==> flow/design.v <==
module debounce(btn,clk,btn_pulse);
    parameter times=5000;
    input btn,clk;
    output reg btn_pulse;
    reg [12:0] N;		     
    always@(posedge clk) begin
        if (btn_pulse) begin
            if (btn==0&&N>0) begin
                N<=N-1;
            end
            else if(btn==0&&N==0) begin
                N<=0;
                btn_pulse<=0;
            end
            else begin
                N<=5000;
            end
        end
        else begin
            if (btn&&N<times) begin
                N<=N+1;
            end
            else if(btn&&N==times) begin
                N<=N;
                btn_pulse<=1;
            end
            else begin
                N<=0;
            end
        end
    end
endmodule
module rand_gen (clk,sw7,out);
    input clk,sw7;
    output reg [6:0] out;
    reg [31:0] state;
    always @(posedge clk) begin
        if (!sw7) begin
            state <= 0;
        end
        else begin
            state <= state * 32'h343fd + 32'h269EC3;
        end
        out <= (state >> 16) & 16'h7fff;
    end
endmodule
module segment (seg_data,seg_led);
    input [3:0] seg_data;
    output [7:0] seg_led;
    reg [7:0] seg_led_r;
    always @(*) begin
        case (seg_data)
            4'd0: seg_led_r = 8'h3f;
            4'd1: seg_led_r = 8'h06;
            4'd2: seg_led_r = 8'h5b;
            4'd3: seg_led_r = 8'h4f;
            4'd4: seg_led_r = 8'h66;
            4'd5: seg_led_r = 8'h6d;
            4'd6: seg_led_r = 8'h7d;
            4'd7: seg_led_r = 8'h07;
            4'd8: seg_led_r = 8'h7f;
            4'd9: seg_led_r = 8'h6f;
            default: seg_led_r = 8'h00;
        endcase
    end
    assign seg_led = seg_led_r;
endmodule
module countdown(clk,countdown_times,leave_times,sw7,game_state,countdown_state);
    input clk,sw7;
    input [1:0] game_state;
    input [4:0] countdown_times;
    output reg [4:0] leave_times;
    output reg [1:0] countdown_state;
    reg [19:0] second;           
    always @(posedge clk) begin
        if (!sw7) begin
            leave_times<=0;
            countdown_state<=0;
            second<=0;
        end
        else begin
            if (game_state==1) begin
                if (countdown_state==0) begin
                    leave_times<=countdown_times;
                    countdown_state<=1;
                end
                else begin
                    if (second==999999) begin
                        if (leave_times>1) begin
                            leave_times<=leave_times-1;
                            second<=0;
                        end
                        else begin
                            countdown_state<=2;
                            leave_times<=0;
                            second<=0;
                        end
                    end
                    else begin
                        second<=second+1;
                    end
                end
            end
            else if (game_state==2) begin
                if(countdown_state==2) begin
                    leave_times<=countdown_times;
                    countdown_state<=3;
                end
                else begin
                    if (second==999999) begin
                        if (leave_times>1) begin
                            leave_times<=leave_times-1;
                            second<=0;
                        end
                        else begin
                            countdown_state<=0;
                            leave_times<=0;
                            second<=0;
                        end
                    end
                    else begin
                        second<=second+1;
                    end
                end
            end
            else begin
                leave_times<=0;
                countdown_state<=0;
                second<=0;
            end
        end
    end
endmodule
module disp(clk,sw7,game_state,leave_times,seg_cat,seg_led,user_defined_cdtime);
    input clk;
    input sw7;
    input [4:0] leave_times;
    input [1:0] game_state;
    input [4:0] user_defined_cdtime;
    output reg [7:0] seg_cat;
    output [7:0] seg_led;
    reg [3:0] num [0:1];     
    always @(posedge clk) begin
        if (!sw7) begin
            num[0]<=15;
            num[1]<=15;
            seg_cat<=8'b11111111;
        end
        else begin
            if(game_state==0) begin
                if (seg_cat==8'b11111111) begin
                    seg_cat<=8'b11111110;
                end
                else begin
                    if (user_defined_cdtime>=30) begin
                        num[1]<=3;
                        num[0]<=0;
                    end
                    else if (user_defined_cdtime>=20) begin
                        num[1]<=2;
                        num[0]<=user_defined_cdtime-20;
                    end
                    else if (user_defined_cdtime>=10) begin
                        num[1]<=1;
                        num[0]<=user_defined_cdtime-10;
                    end
                    else begin
                        num[1]<=0;
                        num[0]<=user_defined_cdtime;
                    end
                    if (seg_cat==8'b11111110) begin
                        seg_cat<=8'b11111101;
                    end
                    else if(seg_cat==8'b11111101) begin
                        seg_cat<=8'b11111110;
                    end
                    else begin
                        seg_cat<=8'b11111111;
                    end
                end
            end
            else if (game_state==1||game_state==2) begin
                if (seg_cat==8'b11111111) begin
                    seg_cat<=8'b11111110;
                end
                else begin
                    if (leave_times-1>=20) begin
                        num[1]<=2;
                        num[0]<=leave_times-21;
                    end
                    else if (leave_times-1>=10) begin
                        num[1]<=1;
                        num[0]<=leave_times-11;
                    end
                    else begin
                        num[1]<=0;
                        num[0]<=leave_times-1;
                    end
                    if (seg_cat==8'b11111110) begin
                        seg_cat<=8'b11111101;
                    end
                    else if(seg_cat==8'b11111101) begin
                        seg_cat<=8'b11111110;
                    end
                    else begin
                        seg_cat<=8'b11111111;
                    end
                end
            end
            else begin
                num[0]<=15;
                num[1]<=15;
                seg_cat<=8'b11111111;
            end
        end
    end
    segment segment1(
                .seg_data(num[seg_cat[0]]),
                .seg_led(seg_led)
            );
endmodule
module music(clk,sw7,buzzer,success,music_state,game_state,leave_times);
    input clk,sw7,success;
    input [4:0] leave_times;
    input [1:0] game_state;
    output reg buzzer;
    output reg [1:0] music_state;
    reg [10:0] per;
    reg [6:0] cnt0;
    reg [16:0] time_cnt;
    reg [11:0] one_cnt;
    reg di;
    localparam
        A2 = 110,
        A2_ = 117,
        B2 = 123,
        C3 = 131,
        C3_ = 139,
        D3 = 147,
        D3_ = 156,
        E3 = 165,
        F3 = 175,
        F3_ = 185,
        G3 = 196,
        G3_ = 208,
        A3 = 220,
        A3_ = 233,
        B3 = 247,
        C4 = 262,
        C4_ = 277,
        D4 = 294,
        D4_ = 311,
        E4 = 330,
        F4 = 349,
        F4_ = 370,
        G4 = 392,
        G4_ = 415,
        A4 = 440,
        A4_ = 466,
        B4 = 494,
        C5 = 522,
        C5_ = 554,
        D5 = 587,
        D5_ = 622,
        E5 = 659,
        F5 = 698,
        F5_ = 740,
        G5 = 784,
        G5_ = 831,
        A5 = 880,
        A5_ = 932,
        B5 = 988,
        C6 = 1047;
    always @(posedge clk) begin
        if (!sw7) begin
            per<=0;
            cnt0<=0;
            time_cnt<=0;
            one_cnt<=0;
            music_state<=0;
            buzzer<=0;
            di<=0;
        end
        else
        if (game_state==2) begin
            if (di==1) begin
                if (one_cnt<958) begin
                    one_cnt<=one_cnt+1;
                end
                else begin
                    one_cnt<=0;
                    buzzer<=!buzzer;
                end
                if (per<=1023) begin
                    if (cnt0<121) begin
                        cnt0<=cnt0+1;
                    end
                    else begin
                        cnt0<=0;
                        per<=per+1;
                    end
                end
                else begin
                    buzzer<=0;
                    one_cnt<=0;
                    per<=0;
                    cnt0<=0;
                    di<=0;
                end
            end
            else begin
                if (one_cnt<15+leave_times*43) begin
                    if(per<999) begin
                        per<=per+1;
                    end
                    else begin
                        per<=0;
                        one_cnt<=one_cnt+1;
                    end
                end
                else begin
                    one_cnt<=0;
                    per<=0;
                    di<=1;
                end
            end
        end
        else if (game_state==3) begin
            if (music_state==0) begin
                music_state<=1;
                one_cnt<=0;
                time_cnt<=0;
                buzzer<=0;
                per<=0;
                cnt0<=0;
            end
            else begin
                if (success==1) begin
                    case (cnt0)
                        0:
                            per=G3;
                        1:
                            per=G3;
                        2:
                            per=G3;
                        3:
                            per=C4;
                        4:
                            per=C4;
                        5:
                            per=E4;
                        6:
                            per=E4;
                        7:
                            per=E4;
                        8:
                            per=G4;
                        9:
                            per=G4;
                        10:
                            per=G4;
                        11:
                            per=C5;
                        12:
                            per=C5;
                        13:
                            per=E5;
                        14:
                            per=E5;
                        15:
                            per=E5;
                        16:
                            per=G5;
                        17:
                            per=G5;
                        18:
                            per=G5;
                        19:
                            per=G5;
                        20:
                            per=G5;
                        21:
                            per=G5;
                        22:
                            per=G5;
                        23:
                            per=G5;
                        24:
                            per=E5;
                        25:
                            per=E5;
                        26:
                            per=E5;
                        27:
                            per=E5;
                        28:
                            per=E5;
                        29:
                            per=E5;
                        30:
                            per=E5;
                        31:
                            per=E5;
                        32:
                            per=G3_;
                        33:
                            per=G3_;
                        34:
                            per=G3_;
                        35:
                            per=C4;
                        36:
                            per=C4;
                        37:
                            per=D4_;
                        38:
                            per=D4_;
                        39:
                            per=D4_;
                        40:
                            per=G4_;
                        41:
                            per=G4_;
                        42:
                            per=G4_;
                        43:
                            per=C5;
                        44:
                            per=C5;
                        45:
                            per=D5_;
                        46:
                            per=D5_;
                        47:
                            per=D5_;
                        48:
                            per=A5_;
                        49:
                            per=A5_;
                        50:
                            per=A5_;
                        51:
                            per=A5_;
                        52:
                            per=A5_;
                        53:
                            per=A5_;
                        54:
                            per=A5_;
                        55:
                            per=A5_;
                        56:
                            per=D5_;
                        57:
                            per=D5_;
                        58:
                            per=D5_;
                        59:
                            per=D5_;
                        60:
                            per=D5_;
                        61:
                            per=D5_;
                        62:
                            per=D5_;
                        63:
                            per=D5_;
                        64:
                            per=A3_;
                        65:
                            per=A3_;
                        66:
                            per=A3_;
                        67:
                            per=D4;
                        68:
                            per=D4;
                        69:
                            per=F4;
                        70:
                            per=F4;
                        71:
                            per=F4;
                        72:
                            per=A4_;
                        73:
                            per=A4_;
                        74:
                            per=A4_;
                        75:
                            per=D5;
                        76:
                            per=D5;
                        77:
                            per=F5;
                        78:
                            per=F5;
                        79:
                            per=F5;
                        80:
                            per=A5_;
                        81:
                            per=A5_;
                        82:
                            per=A5_;
                        83:
                            per=A5_;
                        84:
                            per=A5_;
                        85:
                            per=A5_;
                        86:
                            per=A5_;
                        87:
                            per=A5_;
                        88:
                            per=A5_;
                        89:
                            per=A5_;
                        90:
                            per=A5_;
                        91:
                            per=A5_;
                        92:
                            per=A5_;
                        93:
                            per=A5_;
                        94:
                            per=A5_;
                        95:
                            per=A5_;
                        96:
                            per=C6;
                        97:
                            per=C6;
                        98:
                            per=C6;
                        99:
                            per=C6;
                        100:
                            per=C6;
                        101:
                            per=C6;
                        102:
                            per=C6;
                        103:
                            per=C6;
                        104:
                            per=C6;
                        105:
                            per=C6;
                        106:
                            per=C6;
                        107:
                            per=C6;
                        108:
                            per=C6;
                        109:
                            per=C6;
                        110:
                            per=C6;
                        111:
                            per=C6;
                        default: begin
                            music_state<=2;
                        end
                    endcase
                end
                else begin
                    case (cnt0)
                        0:
                            per=C5;
                        1:
                            per=C5;
                        2:
                            per=C5;
                        3:
                            per=C5;
                        4:
                            per=C5;
                        5:
                            per=G4;
                        6:
                            per=G4;
                        7:
                            per=G4;
                        8:
                            per=G4;
                        9:
                            per=G4;
                        10:
                            per=E4;
                        11:
                            per=E4;
                        12:
                            per=E4;
                        13:
                            per=E4;
                        14:
                            per=A4;
                        15:
                            per=A4;
                        16:
                            per=B4;
                        17:
                            per=B4;
                        18:
                            per=A4;
                        19:
                            per=A4;
                        20:
                            per=G4_;
                        21:
                            per=G4_;
                        22:
                            per=A4_;
                        23:
                            per=A4_;
                        24:
                            per=G4_;
                        25:
                            per=G4_;
                        26:
                            per=E4;
                        27:
                            per=E4;
                        28:
                            per=D4;
                        29:
                            per=D4;
                        30:
                            per=E4;
                        31:
                            per=E4;
                        32:
                            per=E4;
                        33:
                            per=E4;
                        34:
                            per=E4;
                        35:
                            per=E4;
                        36:
                            per=E4;
                        37:
                            per=E4;
                        default: begin
                            music_state<=2;
                        end
                    endcase
                end
                if (time_cnt<=120000-success*60000-1) begin
                    time_cnt<=time_cnt+1;
                    if(one_cnt*per<=500000) begin
                        one_cnt<=one_cnt+1;
                    end
                    else begin
                        one_cnt<=0;
                        buzzer<=!buzzer;
                    end
                end
                else begin
                    buzzer<=0;
                    time_cnt<=0;
                    cnt0<=cnt0+1;
                    one_cnt<=0;
                end
            end
        end
        else begin
            music_state<=0;
            buzzer<=0;
            per<=0;
            cnt0<=0;
            time_cnt<=0;
            one_cnt<=0;
        end
    end
endmodule
module cartoon (sw7,game_state,clk,green,red,row,leave_times,success);
    input [1:0] game_state;
    input success;
    input clk,sw7;
    input [4:0] leave_times;
    output [7:0] green,red;
    output reg [7:0] row;
    reg [7:0] red_cartoon [7:0];     
    reg [7:0] green_cartoon [7:0];   
    wire [7:0] scan [7:0];           
    reg [2:0] cnt;                   
    reg [20:0] times;                
    assign scan[0]=8'b11111110;
    assign scan[1]=8'b11111101;
    assign scan[2]=8'b11111011;
    assign scan[3]=8'b11110111;
    assign scan[4]=8'b11101111;
    assign scan[5]=8'b11011111;
    assign scan[6]=8'b10111111;
    assign scan[7]=8'b01111111;
    always @(posedge clk) begin
        if (!sw7) begin
            cnt<=0;
            row<=scan[0];
        end
        else begin
            cnt<=cnt+3'd1;
            row<=scan[cnt+3'd1];
        end
    end
    always @(posedge clk) begin
        if (!sw7) begin
            times<=0;
            red_cartoon[0]<=8'b00000000;
            red_cartoon[1]<=8'b00000000;
            red_cartoon[2]<=8'b00000000;
            red_cartoon[3]<=8'b00000000;
            red_cartoon[4]<=8'b00000000;
            red_cartoon[5]<=8'b00000000;
            red_cartoon[6]<=8'b00000000;
            red_cartoon[7]<=8'b00000000;
            green_cartoon[0]<=8'b00000000;
            green_cartoon[1]<=8'b00000000;
            green_cartoon[2]<=8'b00000000;
            green_cartoon[3]<=8'b00000000;
            green_cartoon[4]<=8'b00000000;
            green_cartoon[5]<=8'b00000000;
            green_cartoon[6]<=8'b00000000;
            green_cartoon[7]<=8'b00000000;
        end
        else begin 
            if (game_state==0) begin
                red_cartoon[0]<=8'b00011000;
                red_cartoon[1]<=8'b00011000;
                red_cartoon[2]<=8'b00011000;
                red_cartoon[3]<=8'b00011000;
                red_cartoon[4]<=8'b00011000;
                red_cartoon[5]<=8'b00100100;
                red_cartoon[6]<=8'b00100100;
                red_cartoon[7]<=8'b00011000;
                green_cartoon[0]<=8'b00011000;
                green_cartoon[1]<=8'b00011000;
                green_cartoon[2]<=8'b00011000;
                green_cartoon[3]<=8'b00011000;
                green_cartoon[4]<=8'b00000000;
                green_cartoon[5]<=8'b00000000;
                green_cartoon[6]<=8'b00000000;
                green_cartoon[7]<=8'b00000000;
            end
            else if (game_state==1) begin
                red_cartoon[0]<=8'b00011000;
                red_cartoon[1]<=8'b00011000;
                red_cartoon[2]<=8'b00011000;
                red_cartoon[3]<=8'b00011000;
                red_cartoon[4]<=8'b00011000;
                red_cartoon[5]<=8'b00100100;
                red_cartoon[6]<=8'b00100100;
                red_cartoon[7]<=8'b00011000;
                green_cartoon[0]<=8'b00011000;
                green_cartoon[1]<=8'b00011000;
                green_cartoon[2]<=8'b00011000;
                green_cartoon[3]<=8'b00011000;
                green_cartoon[4]<=8'b00000000;
                green_cartoon[5]<=8'b00000000;
                green_cartoon[6]<=8'b00000000;
                green_cartoon[7]<=8'b00000000;
            end
            else if (game_state==2) begin
                if (leave_times-1>=15) begin
                    red_cartoon[0]<=8'b00011000;
                    red_cartoon[1]<=8'b00011000;
                    red_cartoon[2]<=8'b00011000;
                    red_cartoon[3]<=8'b00011000;
                    red_cartoon[4]<=8'b00011000;
                    red_cartoon[5]<=8'b00100100;
                    red_cartoon[6]<=8'b00100100;
                    red_cartoon[7]<=8'b00011000;
                    green_cartoon[0]<=8'b00011000;
                    green_cartoon[1]<=8'b00011000;
                    green_cartoon[2]<=8'b00011000;
                    green_cartoon[3]<=8'b00011000;
                    green_cartoon[4]<=8'b00000000;
                    green_cartoon[5]<=8'b00000000;
                    green_cartoon[6]<=8'b00000000;
                    green_cartoon[7]<=8'b00000000;
                end
                else if (leave_times-1>=10) begin
                    red_cartoon[0]<=8'b00000000;
                    green_cartoon[0]<=8'b00000000;
                end
                else if(leave_times-1>=5) begin
                    red_cartoon[1]<=8'b00000000;
                    green_cartoon[1]<=8'b00000000;
                end
                else if (leave_times-1>0) begin
                    red_cartoon[2]<=8'b00000000;
                    green_cartoon[2]<=8'b00000000;
                end
                else begin
                    red_cartoon[3]<=8'b00000000;
                    green_cartoon[3]<=8'b00000000;
                end
                times<=0;
            end
            else if(game_state==3) begin
                green_cartoon[0]<=8'b00000000;
                green_cartoon[1]<=8'b00000000;
                green_cartoon[2]<=8'b00000000;
                green_cartoon[3]<=8'b00000000;
                green_cartoon[4]<=8'b00000000;
                green_cartoon[5]<=8'b00000000;
                green_cartoon[6]<=8'b00000000;
                green_cartoon[7]<=8'b00000000;
                if (success==1) begin
                    times<=times+1;
                    if (times<=100000) begin
                        red_cartoon[0]<=8'b00000000;
                        red_cartoon[1]<=8'b01100110;
                        red_cartoon[2]<=8'b00000000;
                        red_cartoon[3]<=8'b00000000;
                        red_cartoon[4]<=8'b00000000;
                        red_cartoon[5]<=8'b00000000;
                        red_cartoon[6]<=8'b00000000;
                        red_cartoon[7]<=8'b00000000;
                    end
                    else if(times<=200000) begin
                        red_cartoon[2]<=8'b11111111;
                    end
                    else if(times<=300000) begin
                        red_cartoon[3]<=8'b11111111;
                    end
                    else if(times<=400000) begin
                        red_cartoon[1]<=8'b00000000;
                        red_cartoon[4]<=8'b11111111;
                    end
                    else if (times<=500000) begin
                        red_cartoon[2]<=8'b00000000;
                        red_cartoon[5]<=8'b01111110;
                    end
                    else if(times<=600000) begin
                        red_cartoon[3]<=8'b00000000;
                        red_cartoon[6]<=8'b00111100;
                    end
                    else if(times<=700000) begin
                        red_cartoon[4]<=8'b00000000;
                        red_cartoon[7]<=8'b00011000;
                    end
                    else if (times<=800000) begin
                        red_cartoon[5]<=8'b00000000;
                    end
                    else if(times<=900000) begin
                        red_cartoon[6]<=8'b00000000;
                    end
                    else if(times<=1000000) begin
                        red_cartoon[7]<=8'b00000000;
                    end
                    else if(times<=1250000) begin
                        red_cartoon[0]<=8'b00000000;
                        red_cartoon[1]<=8'b01100110;
                        red_cartoon[2]<=8'b11111111;
                        red_cartoon[3]<=8'b11111111;
                        red_cartoon[4]<=8'b11111111;
                        red_cartoon[5]<=8'b01111110;
                        red_cartoon[6]<=8'b00111100;
                        red_cartoon[7]<=8'b00011000;
                    end
                    else if(times<=1500000) begin
                        red_cartoon[0]<=8'b00000000;
                        red_cartoon[1]<=8'b00000000;
                        red_cartoon[2]<=8'b00000000;
                        red_cartoon[3]<=8'b00000000;
                        red_cartoon[4]<=8'b00000000;
                        red_cartoon[5]<=8'b00000000;
                        red_cartoon[6]<=8'b00000000;
                        red_cartoon[7]<=8'b00000000;
                    end
                    else if(times<=1750000) begin
                        red_cartoon[0]<=8'b00000000;
                        red_cartoon[1]<=8'b01100110;
                        red_cartoon[2]<=8'b11111111;
                        red_cartoon[3]<=8'b11111111;
                        red_cartoon[4]<=8'b11111111;
                        red_cartoon[5]<=8'b01111110;
                        red_cartoon[6]<=8'b00111100;
                        red_cartoon[7]<=8'b00011000;
                    end
                    else if(times<=2000000) begin
                        red_cartoon[0]<=8'b00000000;
                        red_cartoon[1]<=8'b00000000;
                        red_cartoon[2]<=8'b00000000;
                        red_cartoon[3]<=8'b00000000;
                        red_cartoon[4]<=8'b00000000;
                        red_cartoon[5]<=8'b00000000;
                        red_cartoon[6]<=8'b00000000;
                        red_cartoon[7]<=8'b00000000;
                    end
                    else begin
                        times<=0;
                    end
                end
                else begin
                    if (times<=500000) begin
                        times<=times+1;
                        red_cartoon[0]<=8'b00000000;
                        red_cartoon[1]<=8'b01000000;
                        red_cartoon[2]<=8'b11110111;
                        red_cartoon[3]<=8'b01010101;
                        red_cartoon[4]<=8'b01010101;
                        red_cartoon[5]<=8'b01010101;
                        red_cartoon[6]<=8'b01010111;
                        red_cartoon[7]<=8'b00000000;
                    end
                    else if(times<=1000000) begin
                        times<=times+1;
                        red_cartoon[0]<=8'b00000000;
                        red_cartoon[1]<=8'b11000100;
                        red_cartoon[2]<=8'b00000100;
                        red_cartoon[3]<=8'b11011111;
                        red_cartoon[4]<=8'b00010101;
                        red_cartoon[5]<=8'b00011111;
                        red_cartoon[6]<=8'b01010101;
                        red_cartoon[7]<=8'b10011111;
                    end
                    else begin
                        times<=0;
                    end
                end
            end
        end
    end
    assign red=red_cartoon[cnt];
    assign green=green_cartoon[cnt];
endmodule
module boom_pro(sw7,start,clk,led,seg,sw_input,row,seg_cat,btn6,buzzer,green,red);
    input sw7,start,clk,btn6;        
    input [6:0] sw_input;            
    output buzzer;                   
    output [7:0] row,red,green;      
    output [7:0] seg_cat;            
    output [7:0] seg;                
    output reg [6:0] led;            
    reg [1:0] ps_input_times;        
    reg success;                     
    reg [6:0] password;              
    reg [1:0] game_state;            
    reg [4:0] countdown_times;       
    reg [4:0] user_defined_cdtime;   
    reg btn6_before;                 
    wire [4:0] leave_times;          
    wire [1:0] music_state;          
    wire [1:0] countdown_state;      
    wire [6:0] changing_pw;          
    wire btn6_pulse;                 
    wire start_pulse;                
    always @(posedge clk) begin
        if (!sw7) begin
            btn6_before<=0;
            user_defined_cdtime<=0;
            ps_input_times<=0;
            led<=0;
            success<=0;
            game_state<=0;
            password<=0;
            countdown_times<=0;
            user_defined_cdtime<=0;
        end
        else begin
            if (game_state==0) begin
                if (start_pulse) begin
                    success<=0;
                    btn6_before<=0;
                    game_state<=1;
                    countdown_times<=5;
                    password<=changing_pw;
                end
                if (sw_input[6]==1) begin
                    if (sw_input[4:0]>30) begin
                        user_defined_cdtime<=30;
                    end
                    else begin
                        user_defined_cdtime<=sw_input[4:0];
                    end
                end
                else begin
                    user_defined_cdtime<=20;
                end
            end
            else if (game_state==1) begin
                led<=password;
                if (countdown_state==2&&leave_times==0) begin
                    countdown_times<=user_defined_cdtime;
                    game_state<=2;
                    led<=0;
                end
            end
            else if (game_state==2) begin
                led<=sw_input;
                if (ps_input_times<2) begin
                    if (btn6_pulse==1&&btn6_before==0) begin
                        if (sw_input==password) begin
                            game_state<=3;
                            success<=1;
                            led<=0;
                        end
                        else begin
                            ps_input_times<=ps_input_times+1;
                        end
                    end
                    if (countdown_state==0&&leave_times==0) begin
                        game_state<=3;
                        success<=0;
                        led<=0;
                    end
                end
                else begin
                    game_state<=3;
                    success<=0;
                    led<=0;
                end
                btn6_before<=btn6_pulse;
            end
            else if (game_state==3) begin
                if (music_state==2) begin
                    game_state<=0;
                    success<=0;
                    password<=0;
                    countdown_times<=0;
                    ps_input_times<=0;
                end
            end
        end
    end
    debounce debounce1(
                 .btn(start),
                 .clk(clk),
                 .btn_pulse(start_pulse));
    debounce debounce2(
                 .btn(btn6),
                 .clk(clk),
                 .btn_pulse(btn6_pulse));
    rand_gen rand1(
             .clk(clk),
             .sw7(sw7),
             .out(changing_pw));
    disp disp1(
             .clk(clk),
             .sw7(sw7),
             .leave_times(leave_times),
             .user_defined_cdtime(user_defined_cdtime),
             .game_state (game_state),
             .seg_cat(seg_cat),
             .seg_led(seg));
    countdown countdown1(
                  .clk(clk),
                  .sw7(sw7),
                  .game_state(game_state),
                  .countdown_times(countdown_times),
                  .leave_times(leave_times),
                  .countdown_state(countdown_state));
    music music1(
              .clk(clk),
              .sw7(sw7),
              .success(success),
              .game_state(game_state),
              .leave_times(leave_times),
              .buzzer(buzzer),
              .music_state(music_state));
    cartoon cartoon1(
                .game_state(game_state),
                .success(success),
                .clk(clk),
                .sw7(sw7),
                .leave_times(leave_times),
                .green(green),
                .red(red),
                .row(row)
            );
endmodule
== Reports on boom_pro ==
The steps from the RTL of boom_pro to its reports follow in flow order.
Line numbers count from 1 in the design file above.
Cell names lack the library's common part.
The mark -- stands for no value.
Design
  top: boom_pro
  clock input: clk
  cell library: sky130hd
  library corner: tt_025C_1v80

== Word-level counts ==
Yosys after proc, flatten, opt, wreduce and memory -nomap, before mapping. Print and check cells are not counted. Equal cells are merged and count once.
Yosys's memory passes give these memory sizes; they may raise the number of words (mostly to a power of two), join words into wider ones and drop unused or constant bits.
Storage and ports
  bits in registers: 327
  bits in latches: 0
  bits in writable memories: 0
  ROM bits: 112
  word width x clocked read ports: 0
  memories kept: 1
  input bits: 11
Memory list
  (no name shown): depth 16, bits a word 7, rd ports 1, wr ports 0, line 52  | case (seg_data)
Operators by class
  add/subtract/negate cells: 21
  multipliers: 4
  divide/modulo/power cells: 0
  magnitude comparators: 36
  eq/ne operators: 261
  shifts and indexed selects: 0
  multiplexer cells: 364
  bitwise logic cells: 8
  reductions and logical operators: 108
Operators by type and width (number)
  2-to-1 mux 8 bit: 158
  multiplier 32 x 18 -> 32 bit (second input constant): 1
  2-to-1 mux 21 bit: 19
  == test 7 bit (second input constant): 48
  multiplier 12 x 11 -> 23 bit: 1
  == test 7 x 6 -> 1 bit (second input constant): 32
  case mux 11 bit (select 19 bit): 1
  2-to-1 mux 5 bit: 35
  inequality test 6 x 2 -> 1 bit (second input constant): 24
  2-to-1 mux 11 bit: 13
  2-to-1 mux 7 bit: 20
  2-to-1 mux 13 bit: 10
  case mux 8 bit (select 8 bit): 2
  inequality test 8 x 2 -> 1 bit (second input constant): 15
  2-to-1 mux 12 bit: 10
  OR reduction 112 bit: 1
  inequality test 7 x 2 -> 1 bit (second input constant): 16
  == test 7 x 5 -> 1 bit (second input constant): 16
  less-or-equal comparator 21 x 20 -> 1 bit (second input constant): 5
  AND reduction 13 bit: 8
  2-to-1 mux 20 bit: 5
  AND reduction 11 bit: 8
  case mux 11 bit (select 8 bit): 1
  less-or-equal comparator 21 bit (second input constant): 4
  inequality test 5 x 2 -> 1 bit (second input constant): 16
  greater-or-equal comparator 32 x 4 -> 1 bit (second input constant): 2
  2-to-1 mux 4 bit: 16
  less-or-equal comparator 21 x 19 -> 1 bit (second input constant): 3
Not listed: further kinds 99, cells in them 312.

== Logic depth ==
Depth = most cells in a row (Yosys ltp): at word level without a register or memory, in the mapped netlist without a sequential cell, where the memories' decode and read muxes count.
Depth
  word-level depth: 20
  ABC_AREA: 0
  gate-level depth with buffers: 35
  gate-level depth less buffers: 29

== Mapped cells and area ==
Yosys stat after the flow's synthesis: flattened, memories mapped to cells. It holds for the ABC_AREA given above (unset counts as 0); a run with the other value may have another netlist.
Cell types
  dfxtp_1: number 224, total area 4.48E+03 um^2
  fa_1: number 203, total area 4.06E+03 um^2
  ha_1: number 234, total area 2.93E+03 um^2
  nand2_1: number 285, total area 1.07E+03 um^2
  inv_1: number 268, total area 1.01E+03 um^2
  a21oi_1: number 183, total area 915.878 um^2
  nor2_1: number 228, total area 855.821 um^2
  edfxtp_1: number 26, total area 780.749 um^2
  o21ai_0: number 132, total area 660.634 um^2
  xnor2_1: number 63, total area 551.779 um^2
  nand3_1: number 108, total area 540.518 um^2
  and2_1: number 86, total area 538.016 um^2
  xor2_1: number 61, total area 534.262 um^2
  clkbuf_1: number 130, total area 487.968 um^2
  nor3_1: number 82, total area 410.394 um^2
  and3_1: number 42, total area 262.752 um^2
  mux2i_1: number 25, total area 250.24 um^2
  a211oi_1: number 31, total area 232.723 um^2
Not listed: further types 87, cells in them 615.
Mapped netlist
  cell count: 3026
  cell area after synthesis: 25285.5 um^2
  flip-flop cells: 250
The figures by module come from a second, unflattened synthesis with its own total; it is not the netlist above.
Second synthesis, totals
  cells (unflattened synthesis): 3332
  area total of the unflattened synthesis: 27747.9 um^2
Each row is one instance without its submodules.
By module
  music: times used 1, cells 1197, area 9547.9 um^2
  rand_gen: times used 1, cells 600, area 5801.8 um^2
  cartoon: times used 1, cells 729, area 5507.8 um^2
  debounce: times used 2, cells 126, area 1214.9 um^2
  boom_pro: times used 1, cells 178, area 1507.7 um^2
  countdown: times used 1, cells 169, area 1495.2 um^2
  disp: times used 1, cells 177, area 1227.4 um^2
  segment: times used 1, cells 30, area 230.2 um^2

== Path before layout ==
OpenSTA on the mapped netlist: ideal clock, no wires. The path of least setup slack (recovery checks aside). Input and output delay are each 20% of the period. Register names are those of the netlist, which keeps one name where synthesis merged equal registers.
Path post-synthesis
  kind: reg-to-reg
  from: register music1.cnt0[0]
  to: register music1.one_cnt[10]
  clock period: 20.0 ns
  setup time: 0.132 ns
  arrival time: 7.941 ns
  data required time: 19.868 ns
  slack: 11.927 ns
  path delay: 8.073 ns
  stages: 32
  buffers on the path: 4
  synthesis period reached: 8.073 ns
"path delay" is the arrival time less input delay plus setup time.
"stages" counts driving pins, that of a launching flip-flop among them; a cell with two outputs on the path counts twice.
"synthesis period reached" is the clock period less the worst setup slack; recovery checks do not enter. This is arithmetic on one report: input and output delays are still those of the set period (20% each).
The rows between start and end are the longest chain of elaborated cells between them; the timing report does not say that the signal goes this way. Where chains are equally long, one stands for them.
Each line given opens the expression or statement behind the cell; cells for indexed reads and writes are added by Yosys, which also makes memories of some case tables.
At most two assigning lines are given for a register; there are more.
Between the ends, post-synthesis
  cell sequence: dfxtp_1 -> inv_1 -> ha_1 -> or4_1 -> o211a_1 -> or4_4 -> and4b_1 -> and2_1 -> buf_4 -> mux2i_1 -> a21oi_1 -> buf_2 -> and2_1 -> fa_1 -> fa_1 -> fa_1 -> fa_1 -> inv_1 -> fa_1 -> inv_1 -> ha_1 -> clkbuf_1 -> o21ai_0 -> o21ai_0 -> nor4b_1 -> o211ai_1 -> a2111oi_0 -> and3_1 -> o2111ai_2 -> a31oi_4 -> buf_6 -> nor3_1
  length of the longest elaborated chain: 15
Ends and longest elaborated chain, post-synthesis
  start, declared: line 229  | reg [6:0] cnt0;
  start, assigned: line 296  | cnt0<=cnt0+1;
  start, assigned: line 665  | cnt0<=cnt0+1;
  == test 7 x 4 -> 1 bit: line 570  | case (cnt0)
  OR reduction 14 bit
  case mux 11 bit (select 8 bit): line 570
  2-to-1 mux 11 bit: line 338  | if (success==1) begin
  2-to-1 mux 11 bit: line 329  | if (music_state==0) begin
  2-to-1 mux 11 bit: line 328  | else if (game_state==3) begin
  2-to-1 mux 11 bit: line 285  | if (game_state==2) begin
  2-to-1 mux 11 bit: line 275  | if (!sw7) begin
  multiplier 12 x 11 -> 23 bit: line 654  | if(one_cnt*per<=500000) begin
  less-or-equal comparator 32 x 19 -> 1 bit: line 654
  2-to-1 mux 12 bit: line 654
  2-to-1 mux 12 bit: line 652  | if (time_cnt<=120000-success*60000-1) begin
  2-to-1 mux 12 bit: line 329
  2-to-1 mux 12 bit: line 328
  2-to-1 mux 12 bit: line 285
  end, assigned: line 288  | one_cnt<=one_cnt+1;
  end, assigned: line 318  | one_cnt<=one_cnt+1;
  end, declared: line 231  | reg [11:0] one_cnt;

== Timing after layout ==
Path of least setup slack in the final report of record 1 (OpenROAD, finished layout, wires in). Where an end is a register, its clock arrival counts in the times.
Path after layout
  kind: reg-to-reg
  from: register music1.cnt0[0]
  to: register music1.one_cnt[4]
  clock period: 9.91 ns
  setup time: 0.13 ns
  arrival time: 9.67 ns
  data required time: 10.32 ns
  slack: 0.65 ns
  stages: 29
  buffers on the path: 1
The rows between start and end are the longest chain of elaborated cells between them; the timing report does not say that the signal goes this way. Where chains are equally long, one stands for them.
At most two assigning lines are given for a register; there are more.
Between the ends, after layout
  cell sequence: dfxtp_1 -> inv_1 -> ha_1 -> or4_1 -> o211a_1 -> or4_4 -> and4b_1 -> and2_1 -> a221oi_1 -> mux2i_2 -> buf_4 -> and2_1 -> fa_1 -> fa_1 -> fa_1 -> fa_1 -> inv_1 -> fa_1 -> inv_1 -> ha_1 -> o21ai_0 -> o21ai_0 -> nor4b_1 -> o211ai_1 -> a2111oi_1 -> and3_1 -> o2111ai_2 -> a31oi_4 -> nor3_1
  length of the longest elaborated chain: 15
Ends and longest elaborated chain, after layout
  start, declared: line 229  | reg [6:0] cnt0;
  start, assigned: line 296  | cnt0<=cnt0+1;
  start, assigned: line 665  | cnt0<=cnt0+1;
  == test 7 x 4 -> 1 bit: line 570  | case (cnt0)
  OR reduction 14 bit
  case mux 11 bit (select 8 bit): line 570
  2-to-1 mux 11 bit: line 338  | if (success==1) begin
  2-to-1 mux 11 bit: line 329  | if (music_state==0) begin
  2-to-1 mux 11 bit: line 328  | else if (game_state==3) begin
  2-to-1 mux 11 bit: line 285  | if (game_state==2) begin
  2-to-1 mux 11 bit: line 275  | if (!sw7) begin
  multiplier 12 x 11 -> 23 bit: line 654  | if(one_cnt*per<=500000) begin
  less-or-equal comparator 32 x 19 -> 1 bit: line 654
  2-to-1 mux 12 bit: line 654
  2-to-1 mux 12 bit: line 652  | if (time_cnt<=120000-success*60000-1) begin
  2-to-1 mux 12 bit: line 329
  2-to-1 mux 12 bit: line 328
  2-to-1 mux 12 bit: line 285
  end, assigned: line 288  | one_cnt<=one_cnt+1;
  end, assigned: line 318  | one_cnt<=one_cnt+1;
  end, declared: line 231  | reg [11:0] one_cnt;

Wiki page: boom_pro / flow data

Module boom_pro, platform sky130hd: 3 stored runs of the flow (Yosys, OpenROAD) with differing settings, in no particular order. Input and output delays are each 20% of the period that was set; the output load is 0.01 pF.
By "achieved clock period (ns)" is meant the clock period of the run minus its worst setup slack. This is arithmetic on one report: input and output delays are still those of the set period (20% each).

Flow files of record 1
==> flow/run.sh <==
#!/bin/bash
# the make line also repeats the synthesis and layout settings of config.mk as NAME=value (left out here)
make -C /OpenROAD-flow-scripts/flow DESIGN_CONFIG=/design/flow/config.mk WORK_HOME=/design/flow/orfs CLKGATE_MAP_FILE= finish
==> flow/config.mk <==
export PLATFORM = sky130hd
export DESIGN_NAME = boom_pro
export DESIGN_NICKNAME = boom_pro
export VERILOG_FILES = /design/flow/design.v
export SDC_FILE = /design/flow/constraint.sdc
export NUM_CORES = 4
export LEC_CHECK = 0
export CAP_MARGIN = 20
export CORE_MARGIN = 2
export CORE_UTILIZATION = 40
export SETUP_SLACK_MARGIN = 0.1
export SLEW_MARGIN = 20
==> flow/constraint.sdc <==
create_clock -name core_clock -period 9.91 [get_ports {clk}]
set_input_delay 1.9820 -clock core_clock [delete_from_list [all_inputs] [get_ports {clk}]]
set_output_delay 1.9820 -clock core_clock [all_outputs]
set_load 0.01 [all_outputs]

report of record 1
yosys chip area after synthesis (um^2): 25285.5
finish__design__die__area: 65241.9
finish__design__instance__area__stdcell: 27486.4
finish__design__instance__utilization: 0.4381
finish__timing__setup__ws: 0.650
finish__timing__hold__ws: 0.369
achieved clock period (ns): 9.260

Flow files of record 2
==> flow/run.sh <==
#!/bin/bash
# the make line also repeats the synthesis and layout settings of config.mk as NAME=value (left out here)
make -C /OpenROAD-flow-scripts/flow DESIGN_CONFIG=/design/flow/config.mk WORK_HOME=/design/flow/orfs CLKGATE_MAP_FILE= finish
==> flow/config.mk <==
export PLATFORM = sky130hd
export DESIGN_NAME = boom_pro
export DESIGN_NICKNAME = boom_pro
export VERILOG_FILES = /design/flow/design.v
export SDC_FILE = /design/flow/constraint.sdc
export NUM_CORES = 4
export LEC_CHECK = 0
export ABC_AREA = 0
export CAP_MARGIN = 20
export CELL_PAD_IN_SITES_GLOBAL_PLACEMENT = 3
export CORE_ASPECT_RATIO = 1.48
export CORE_MARGIN = 2
export CORE_UTILIZATION = 44
export GPL_TIMING_DRIVEN = 1
export MAX_ROUTING_LAYER = met5
export MIN_ROUTING_LAYER = met1
export PLACE_DENSITY_LB_ADDON = 0.14
export SLEW_MARGIN = 20
export TNS_END_PERCENT = 100
==> flow/constraint.sdc <==
create_clock -name core_clock -period 7.94 [get_ports {clk}]
set_input_delay 1.5880 -clock core_clock [delete_from_list [all_inputs] [get_ports {clk}]]
set_output_delay 1.5880 -clock core_clock [all_outputs]
set_load 0.01 [all_outputs]

report of record 2
yosys chip area after synthesis (um^2): 25285.5
finish__design__die__area: 59437.4
finish__design__instance__area__stdcell: 29368.2
finish__design__instance__utilization: 0.5186
finish__timing__setup__ws: -0.038
finish__timing__hold__ws: 0.364
achieved clock period (ns): 7.978

Flow files of record 3
==> flow/run.sh <==
#!/bin/bash
# the make line also repeats the synthesis and layout settings of config.mk as NAME=value (left out here)
make -C /OpenROAD-flow-scripts/flow DESIGN_CONFIG=/design/flow/config.mk WORK_HOME=/design/flow/orfs CLKGATE_MAP_FILE= finish
==> flow/config.mk <==
export PLATFORM = sky130hd
export DESIGN_NAME = boom_pro
export DESIGN_NICKNAME = boom_pro
export VERILOG_FILES = /design/flow/design.v
export SDC_FILE = /design/flow/constraint.sdc
export NUM_CORES = 4
export LEC_CHECK = 0
export ABC_AREA = 1
export CAP_MARGIN = 20
export CELL_PAD_IN_SITES_DETAIL_PLACEMENT = 0
export CORE_MARGIN = 2
export CORE_UTILIZATION = 40
export CTS_CLUSTER_SIZE = 54
export GPL_ROUTABILITY_DRIVEN = 1
export SLEW_MARGIN = 20
export TNS_END_PERCENT = 90
==> flow/constraint.sdc <==
create_clock -name core_clock -period 14.6 [get_ports {clk}]
set_input_delay 2.9200 -clock core_clock [delete_from_list [all_inputs] [get_ports {clk}]]
set_output_delay 2.9200 -clock core_clock [all_outputs]
set_load 0.01 [all_outputs]

report of record 3
yosys chip area after synthesis (um^2): 26211.4
finish__design__die__area: 67592.2
finish__design__instance__area__stdcell: 28384.7
finish__design__instance__utilization: 0.4395
finish__timing__setup__ws: 6.618
finish__timing__hold__ws: 0.372
achieved clock period (ns): 7.982
